==> flow/design.v <==
module float_adder(
    input   clk,
    input   rst,
    input   [31:0]  x,
    input   [31:0]  y,
    output  reg [31:0]  z,
    output  reg [1:0]   overflow, 
    output  reg done
);
    reg [24:0]  m_x, m_y, m_z;
    reg [7:0]   exp_x, exp_y, exp_z;
    reg [2:0]   state_now;
    reg sign_z;
    reg [31:0]  x_q, y_q;
    reg [24:0] out_x,out_y,mid_y,mid_x;
    reg [7:0] move_tot;
    reg [2:0] bigger;
    parameter start = 3'b000, zerocheck = 3'b001, equalcheck = 3'b010, addm = 3'b011, normal = 3'b100, over = 3'b110;
    always @(posedge clk) begin
        if(!rst)begin
            state_now <= start;
            done <= 1'b0;
        end
        else begin
        done <= 1'b0;
        case(state_now)
            start:
                begin
                    x_q <= x;
                    y_q <= y;
                    bigger <= 2'b00;
                    exp_x <= x[30:23];
                    exp_y <= y[30:23];
                    m_x <= {1'b0, 1'b1, x[22:0]};
                    m_y <= {1'b0, 1'b1, y[22:0]};
                    out_x <= 25'b0;
                    out_y <= 25'b0;
                    move_tot <= 8'b0;
                    mid_y<={24'b0,1'b1};
                    mid_x<={24'b0,1'b1};
                    if((x[30:23] == 8'd255 && x[22:0] != 0) || (y[30:23] == 8'd255 && y[22:0] != 0)) 
                        begin
                            overflow <= 2'b11;
                            state_now <= over;
                            sign_z <= 1'b1;
                            exp_z <= 8'b11111111;
                            m_z <= 23'b11111111111111111111111;
                        end
                    else if((x[30:23] == 8'd255 && x[22:0] == 0) || (y[30:23] == 8'd255 && y[22:0] == 0)) 
                        begin
                            overflow <= 2'b11;
                            state_now <= over;
                            sign_z <= 1'b0;
                            exp_z <= 8'b11111111;
                            m_z <= 23'b0;
                        end
                    else
                        begin
                            overflow <= 2'b00;
                            state_now <= zerocheck;
                        end
                end
            zerocheck:
                begin
                    if(m_x[22:0] == 23'b0 && exp_x == 8'b0)
                        begin
                            sign_z <= y_q[31];
                            exp_z <= exp_y;
                            m_z <= m_y;
                            state_now <= over;
                        end
                    else if(m_y[22:0] == 23'b0 && exp_y == 8'b0)
                        begin
                            sign_z <= x_q[31];
                            exp_z <= exp_x;
                            m_z <= m_x;
                            state_now <= over;
                        end
                    else
                        begin
                            state_now <= equalcheck;
                        end
                    if(m_x[22:0] != 23'b0 && exp_x == 8'b0)
                        begin
                            m_x <= {1'b0, 1'b0, x_q[22:0]};
                        end
                    if(m_y[22:0] != 23'b0 && exp_y == 8'b0)
                        begin
                            m_y <= {1'b0, 1'b0, y_q[22:0]};
                        end
                end
            equalcheck:
                begin
                    if(exp_x == exp_y)
                        begin
                            if(bigger == 2'b0)
                                begin
                                    state_now <= addm; 
                                end
                            else if(bigger == 2'b10)
                                begin
                                    if(out_y > mid_y)
                                        begin
                                            m_y <= m_y + 1'b1;
                                        end 
                                    else if(out_y < mid_y)
                                        begin
                                            m_y <= m_y;
                                        end
                                    else if(out_y == m_y)
                                        begin
                                            if(m_y[0] == 1)
                                                begin
                                                    m_y <= m_y + 1'b1;
                                                end
                                            else
                                                begin
                                                    m_y <= m_y;
                                                end
                                        end
                                    state_now <= addm;
                                end
                            else if(bigger == 2'b01)
                                begin
                                    if(out_x > mid_x)
                                        begin
                                            m_x <= m_x + 1'b1;
                                        end 
                                    else if(out_x < mid_x)
                                        begin
                                            m_x <= m_x;
                                        end
                                    else if(out_x == m_x)
                                        begin
                                            if(m_x[0] == 1)
                                                begin
                                                    m_x <= m_x + 1'b1;
                                                end
                                            else
                                                begin
                                                    m_x <= m_x;
                                                end
                                        end
                                    state_now <= addm;
                                end
                        end
                    else
                        begin
                            if(exp_x > exp_y)
                                begin
                                    bigger <= 2'b01;
                                    exp_y <= exp_y + 1'b1;
                                    m_y[23:0] <= {1'b0, m_y[23:1]};
                                    out_y[move_tot] <= m_y[0];
                                    mid_y <= {mid_y[23:0], mid_y[24]};
                                    move_tot <= move_tot + 1'b1;
                                    if(m_y == 24'b0) 
                                        begin
                                            sign_z <= x_q[31];
                                            exp_z <= exp_x;
                                            m_z <= m_x;
                                            state_now <= over;
                                        end
                                    else
                                        begin
                                            state_now <= equalcheck;
                                        end
                                end 
                            else
                                begin
                                    bigger <= 2'b10;
                                    exp_x <= exp_x + 1'b1;
                                    m_x[23:0] <= {1'b0, m_x[23:1]};
                                    out_x[move_tot] <= m_x[0];
                                    mid_x <= {mid_x[23:0], mid_x[24]};
                                    move_tot <= move_tot + 1'b1;
                                    if(m_x == 24'b0) 
                                        begin
                                            sign_z <= y_q[31];
                                            exp_z <= exp_y;
                                            m_z <= m_y;
                                            state_now <= over;
                                        end
                                    else
                                        begin
                                            state_now <= equalcheck;
                                        end
                                end
                        end
                end
            addm:
                begin
                    if(x_q[31] ^ y_q[31] == 1'b0)
                        begin
                            exp_z <= exp_x;
                            sign_z <= x_q[31];
                            m_z <= m_x + m_y;
                            state_now <= normal;
                        end 
                    else
                        begin
                            if(m_x > m_y)
                                begin
                                    exp_z <= exp_x;
                                    sign_z <= x_q[31];
                                    m_z <= m_x - m_y;
                                    state_now <= normal;
                                end
                            else if(m_x < m_y)
                                begin
                                    exp_z <= exp_y;
                                    sign_z <= y_q[31];
                                    m_z <= m_y - m_x;
                                    state_now <= normal;
                                end
                            else
                                begin
                                    sign_z <= 1'b0;
                                    exp_z <= 8'b0;
                                    m_z <= 23'b0;
                                    state_now <= over;
                                end
                        end
                end
            normal:
                begin
                    if(m_z[24] == 1'b1)
                        begin
                            if(m_z[0] == 1)
                                begin
                                    m_z <= m_z + 1'b1;
                                    m_z[0] <= 0;
                                    state_now <= normal;
                                end
                            else
                                begin
                                     m_z <= {1'b0, m_z[24:1]};
                                    exp_z <= exp_z + 1'b1;
                                    state_now <= over;
                                end
                        end 
                    else
                        begin
                            if(m_z[23] == 1'b0 && exp_z >= 1)
                                begin
                                    m_z <= {m_z[23:0], 1'b0};
                                    exp_z <= exp_z - 1'b1;
                                    state_now <= normal;
                                end 
                            else
                                begin
                                    state_now <= over;
                                end
                        end
                end
            over:
                begin
                    z <= {sign_z, exp_z[7:0], m_z[22:0]};
                    done <= 1'b1;
                    if(overflow)
                        begin
                            overflow <= overflow;
                            state_now <= start;
                        end
                    else if(exp_z == 8'd255)
                        begin
                            overflow <= 2'b01;
                            state_now <= start;
                        end
                    else if(exp_z == 8'd0 && m_z[22:0] != 23'b0)
                        begin
                            overflow <= 2'b10;
                            state_now <= start;
                        end
                    else
                        begin
                            overflow <= 2'b0;
                            state_now <= start;
                        end
                end
            default:
                begin
                    state_now <= start;
                end
        endcase    
        end
    end
endmodule
Tool chain data of float_adder
Tool output for the design above, in the order of the flow.
Lines are those of the file above, counted from 1.
Operators carry their Yosys type and port widths (W data, S select, Z words).
The mark n/a stands for no value.
- top: float_adder
- clock input: clk
- cell library: sky130hd
- library corner: tt_025C_1v80

Word level
Yosys after proc, flatten, opt, wreduce and memory -nomap, before mapping. Memory bits, and registers merged into a memory's read port (data or address), are not among the register bits. Print and check cells are not counted. Equal cells are merged and count once.
- noted bits in registers: 313
- noted output and inout port bits: 35
- noted cells after elaboration: 297
- add/sub/neg operators: 12
- noted magnitude comparators: 8
- eq/ne operators at 49
- shifts and indexed selects at 3
- multiplexer cells: 143
- bitwise gates (word level) at 8
- reduce/logical cells at 50
- operators with widths (operator ; count):
    $mux W24 ; 33
    $pmux W25 S2 ; 4
    $mux W25 ; 8
    $mux W8 ; 19
    $pmux W24 S3 ; 2
    $pmux W24 S5 ; 1
    $reduce_bool A23 Y1 ; 5
    $logic_not A23 Y1 ; 4
    $add A25 B1 Y25 const B ; 3
    $gt A25 B25 Y1 ; 3
    $lt A25 B25 Y1 ; 3
    $ne A3 B3 Y1 const B ; 18
    $shift A1 B9 Y25 ; 2
    $sub A25 B25 Y25 ; 2
    $eq A25 B25 Y1 ; 2
    $and A25 B25 Y25 ; 2
    $or A25 B25 Y25 ; 2
    $logic_not A25 Y1 ; 2
    $pmux W8 S2 ; 3
    $mux W1 ; 41
    $pmux W8 S5 ; 1
    $reduce_and A9 Y1 ; 4
    $mux W3 ; 12
    $add A8 B1 Y8 const B ; 4
    $shift A1 B9 Y25 const A ; 1
    $add A25 B25 Y25 ; 1
    $not A25 Y25 ; 1
    $ne A4 B4 Y1 const B ; 6
Not listed: further kinds 34, cells in them 84.

Logic depth
Yosys ltp: most cells in a row. Word level: on the elaborated netlist, between registers, memories and ports. Mapped: between sequential cells and ports; inverters and the memories' decode and read muxes count.
- word-level depth: 10
- noted ABC_AREA: 0
- depth in mapped cells at 14
- noted mapped depth without buffers: 13

Synthesis result
Source: synth_stat.txt of the flow (Yosys; design flattened, memories mapped). It holds for the ABC_AREA given above (unset counts as 0); a run with the other value may have another netlist.
Totals and module areas in this step are rounded.
- cells by type (cell type ; count ; area in all (µm²)):
    sky130_fd_sc_hd__edfxtp_1 ; 290 ; 8.71E+03
    sky130_fd_sc_hd__ha_1 ; 147 ; 1.84E+03
    sky130_fd_sc_hd__xnor2_1 ; 129 ; 1.13E+03
    sky130_fd_sc_hd__nor2_1 ; 261 ; 979.69
    sky130_fd_sc_hd__a21oi_1 ; 166 ; 830.797
    sky130_fd_sc_hd__inv_1 ; 148 ; 555.533
    sky130_fd_sc_hd__o21ai_0 ; 107 ; 535.514
    sky130_fd_sc_hd__nand2_1 ; 136 ; 510.49
    sky130_fd_sc_hd__clkbuf_1 ; 131 ; 491.722
    sky130_fd_sc_hd__nand3_1 ; 81 ; 405.389
    sky130_fd_sc_hd__xor2_1 ; 44 ; 385.37
    sky130_fd_sc_hd__a221oi_1 ; 42 ; 367.853
    sky130_fd_sc_hd__mux2i_1 ; 33 ; 330.317
    sky130_fd_sc_hd__nand4_1 ; 52 ; 325.312
    sky130_fd_sc_hd__a21o_1 ; 39 ; 292.781
    sky130_fd_sc_hd__nor3_1 ; 53 ; 265.254
    sky130_fd_sc_hd__nor4_1 ; 42 ; 262.752
    sky130_fd_sc_hd__a221o_1 ; 23 ; 230.221
Other cell types: 60; their cells: 404.
- mapped cells at 2328
- noted cell area after synthesis: 21670 µm²
- area of sequential cells: 8909 µm²
- flip-flops at 300

Worst setup path after synthesis
Path of least setup slack by OpenSTA after synthesis, without wires, with an ideal clock, recovery checks aside; 20% of the period is set as input and as output delay. Where synthesis merged equal registers, the netlist keeps one of their names.
- path kind: reg-to-reg
- start: reg exp_x[5]
- end: reg exp_y[0]
- noted clock period: 5000 ps
- arrival time at 5717 ps
- data required time at 4437 ps
- slack: -1280 ps
- path delay: 6280 ps
- noted stages on the path: 7
- buffers on the path at 0
- synthesis period reached at 6280 ps
"path delay" is the arrival time less input delay plus setup time.
"stages on the path": output pins that drive a net of the path, with the launching flip-flop's if there is one; two outputs of one cell count as two.
"synthesis period reached" = period - worst setup slack (recovery checks aside). The figure is calculated, with input and output delays left at 20% of the set period.
The rows between start and end are the longest chain of elaborated cells between them; the timing report does not say that the signal goes this way. Where chains are equally long, one stands for them.
A line is the first line of the expression or statement that the cell stems from. Yosys adds cells for indexed reads and writes and turns some case tables into memories.
The path ends at the enable pin of a flip-flop; only ways to that pin are counted.
- path through: sky130_fd_sc_hd__edfxtp_1 sky130_fd_sc_hd__ha_1 sky130_fd_sc_hd__nand4_1 sky130_fd_sc_hd__nor2_1 sky130_fd_sc_hd__nor2_1 sky130_fd_sc_hd__nand2b_1 sky130_fd_sc_hd__a21boi_0
- cells in the longest elaborated chain: 3
- noted elaborated cells between the ends (all ways): 5
- classes of those cells: compare (1); eq/ne (3); reduce/logical (1)
- RTL lines, path post-synthesis (what ; line ; RTL):
    start, declared ; 11 ; reg [7:0]   exp_x, exp_y, exp_z;
    start, assigned ; 32 ; exp_x <= x[30:23];
    start, assigned ; 172 ; exp_x <= exp_x + 1'b1;
    $gt A8 B8 Y1 ; 149 ; if(exp_x > exp_y)
    $ne A2 B2 Y1 ; n/a ;
    $reduce_and A4 Y1 ; n/a ;
    end, assigned ; 33 ; exp_y <= y[30:23];
    end, assigned ; 152 ; exp_y <= exp_y + 1'b1;
    end, declared ; 11 ;

Timing after layout
From the final timing report of flow run A: the path of least setup slack in the routed layout; clock arrival at registers is part of the times.
The path's times are printed in steps of 10 ps; the period is the one set.
- path kind: reg-to-reg
- start: reg m_y[2]
- end: reg m_z[24]
- noted clock period: 5000 ps
- arrival time at 4480 ps
- data required time at 5260 ps
- slack: 780 ps
- noted stages on the path: 12
- buffers on the path at 1
The rows between start and end are the longest chain of elaborated cells between them; the timing report does not say that the signal goes this way. Where chains are equally long, one stands for them.
A register here has more assigning lines than the two given.
The path ends at the data pin of a flip-flop with enable; ways to the enable are not counted.
- path through: sky130_fd_sc_hd__edfxtp_1 sky130_fd_sc_hd__buf_4 sky130_fd_sc_hd__ha_1 sky130_fd_sc_hd__nand3_1 sky130_fd_sc_hd__a211oi_1 sky130_fd_sc_hd__nor3_1 sky130_fd_sc_hd__o21ai_0 sky130_fd_sc_hd__a21oi_1 sky130_fd_sc_hd__o21a_1 sky130_fd_sc_hd__o21ai_0 sky130_fd_sc_hd__xnor2_1 sky130_fd_sc_hd__o221ai_1
- cells in the longest elaborated chain: 5
- noted elaborated cells between the ends (all ways): 17
- classes of those cells: add/sub (3); compare (2); mux (9); reduce/logical (3)
- RTL lines, path after layout (what ; line ; RTL):
    start, declared ; 10 ; reg [24:0]  m_x, m_y, m_z;
    start, assigned ; 35 ; m_y <= {1'b0, 1'b1, y[22:0]};
    start, assigned ; 89 ; m_y <= {1'b0, 1'b0, y_q[22:0]};
    $sub A25 B25 Y25 ; 213 ; m_z <= m_y - m_x;
    $mux W24 ; 209 ; else if(m_x < m_y)
    $mux W24 ; 202 ; if(m_x > m_y)
    $mux W24 ; 193 ; if(x_q[31] ^ y_q[31] == 1'b0)
    $pmux W24 S5 ; 26 ; case(state_now)
    end, assigned ; 69 ; m_z <= m_y;
    end, assigned ; 76 ; m_z <= m_x;
    end, declared ; 10 ;

==> results <==
Top module float_adder; platform sky130hd; tools Yosys and OpenROAD; 6 stored runs in no particular order. Input and output delays are each 20% of the period that was set; the output load is 0.01 pF.
By "allowed time less slack (worst setup path)" is meant the share of the clock period that the worst setup path is allowed (20% is reserved at inputs, 20% at outputs), minus its slack. Clock arrival times at its registers enter into it.
"overall power" is the tool's figure for a default switching activity; nothing was simulated.
"allowed time less slack (worst setup path)" is given in steps of 10 ps.
The results are shown rounded.

Flow run A
Settings were CORE_UTILIZATION = 40; period_ns = 5.0; CAP_MARGIN = 20; CORE_MARGIN = 2; SLEW_MARGIN = 20
- allowed time less slack (worst setup path): 4220 ps
- class of the worst setup path: reg-to-reg
- die area: 56060 µm²
- overall power: 7768 µW
- noted the chip area after synthesis (Yosys): 21670 µm²
- post-route utilization at 0.466
- total negative slack: 0 ps
- setup slack of the worst path at 784 ps

Flow run B
Settings were CORE_ASPECT_RATIO = 1.82; CORE_MARGIN = 9; CORE_UTILIZATION = 65; CTS_CLUSTER_DIAMETER = 131; GPL_TIMING_DRIVEN = 1; SETUP_SLACK_MARGIN = 1.62; period_ns = 5.5; CAP_MARGIN = 20; SLEW_MARGIN = 20
- allowed time less slack (worst setup path): 3890 ps
- class of the worst setup path: reg-to-reg
- die area: 40530 µm²
- overall power: 6681 µW
- noted the chip area after synthesis (Yosys): 21670 µm²
- post-route utilization at 0.755
- total negative slack: 0 ps
- setup slack of the worst path at 1611 ps

Flow run C
Settings were CORE_UTILIZATION = 59; period_ns = 4.33; CAP_MARGIN = 20; CORE_MARGIN = 2; SLEW_MARGIN = 20
- allowed time less slack (worst setup path): 4010 ps
- class of the worst setup path: reg-to-reg
- die area: 38280 µm²
- overall power: 8885 µW
- noted the chip area after synthesis (Yosys): 21670 µm²
- post-route utilization at 0.69
- total negative slack: 0 ps
- setup slack of the worst path at 324 ps

Flow run D
Settings were CELL_PAD_IN_SITES_GLOBAL_PLACEMENT = 3; CORE_UTILIZATION = 56; CTS_CLUSTER_DIAMETER = 248; CTS_CLUSTER_SIZE = 31; PLACE_DENSITY_LB_ADDON = 0.2; period_ns = 3.7; CAP_MARGIN = 20; CORE_MARGIN = 2; SLEW_MARGIN = 20
- did not finish, placement stopped with FLW-0024

Flow run E
Settings were CORE_UTILIZATION = 40; period_ns = 4.33; CAP_MARGIN = 20; CORE_MARGIN = 2; SLEW_MARGIN = 20
- allowed time less slack (worst setup path): 3910 ps
- class of the worst setup path: reg-to-reg
- die area: 56060 µm²
- overall power: 8815 µW
- noted the chip area after synthesis (Yosys): 21670 µm²
- post-route utilization at 0.471
- total negative slack: 0 ps
- setup slack of the worst path at 423 ps

Flow run F
Settings were CELL_PAD_IN_SITES_GLOBAL_PLACEMENT = 0; CORE_ASPECT_RATIO = 1.54; CORE_UTILIZATION = 16; GPL_TIMING_DRIVEN = 1; PLACE_DENSITY_LB_ADDON = 0.29; SLEW_MARGIN = 35; TNS_END_PERCENT = 85; period_ns = 3.02; CAP_MARGIN = 20; CORE_MARGIN = 2
- allowed time less slack (worst setup path): 3360 ps
- class of the worst setup path: reg-to-reg
- die area: 138500 µm²
- overall power: 14170 µW
- noted the chip area after synthesis (Yosys): 21670 µm²
- post-route utilization at 0.241
- total negative slack: -13850 ps
- setup slack of the worst path at -341 ps
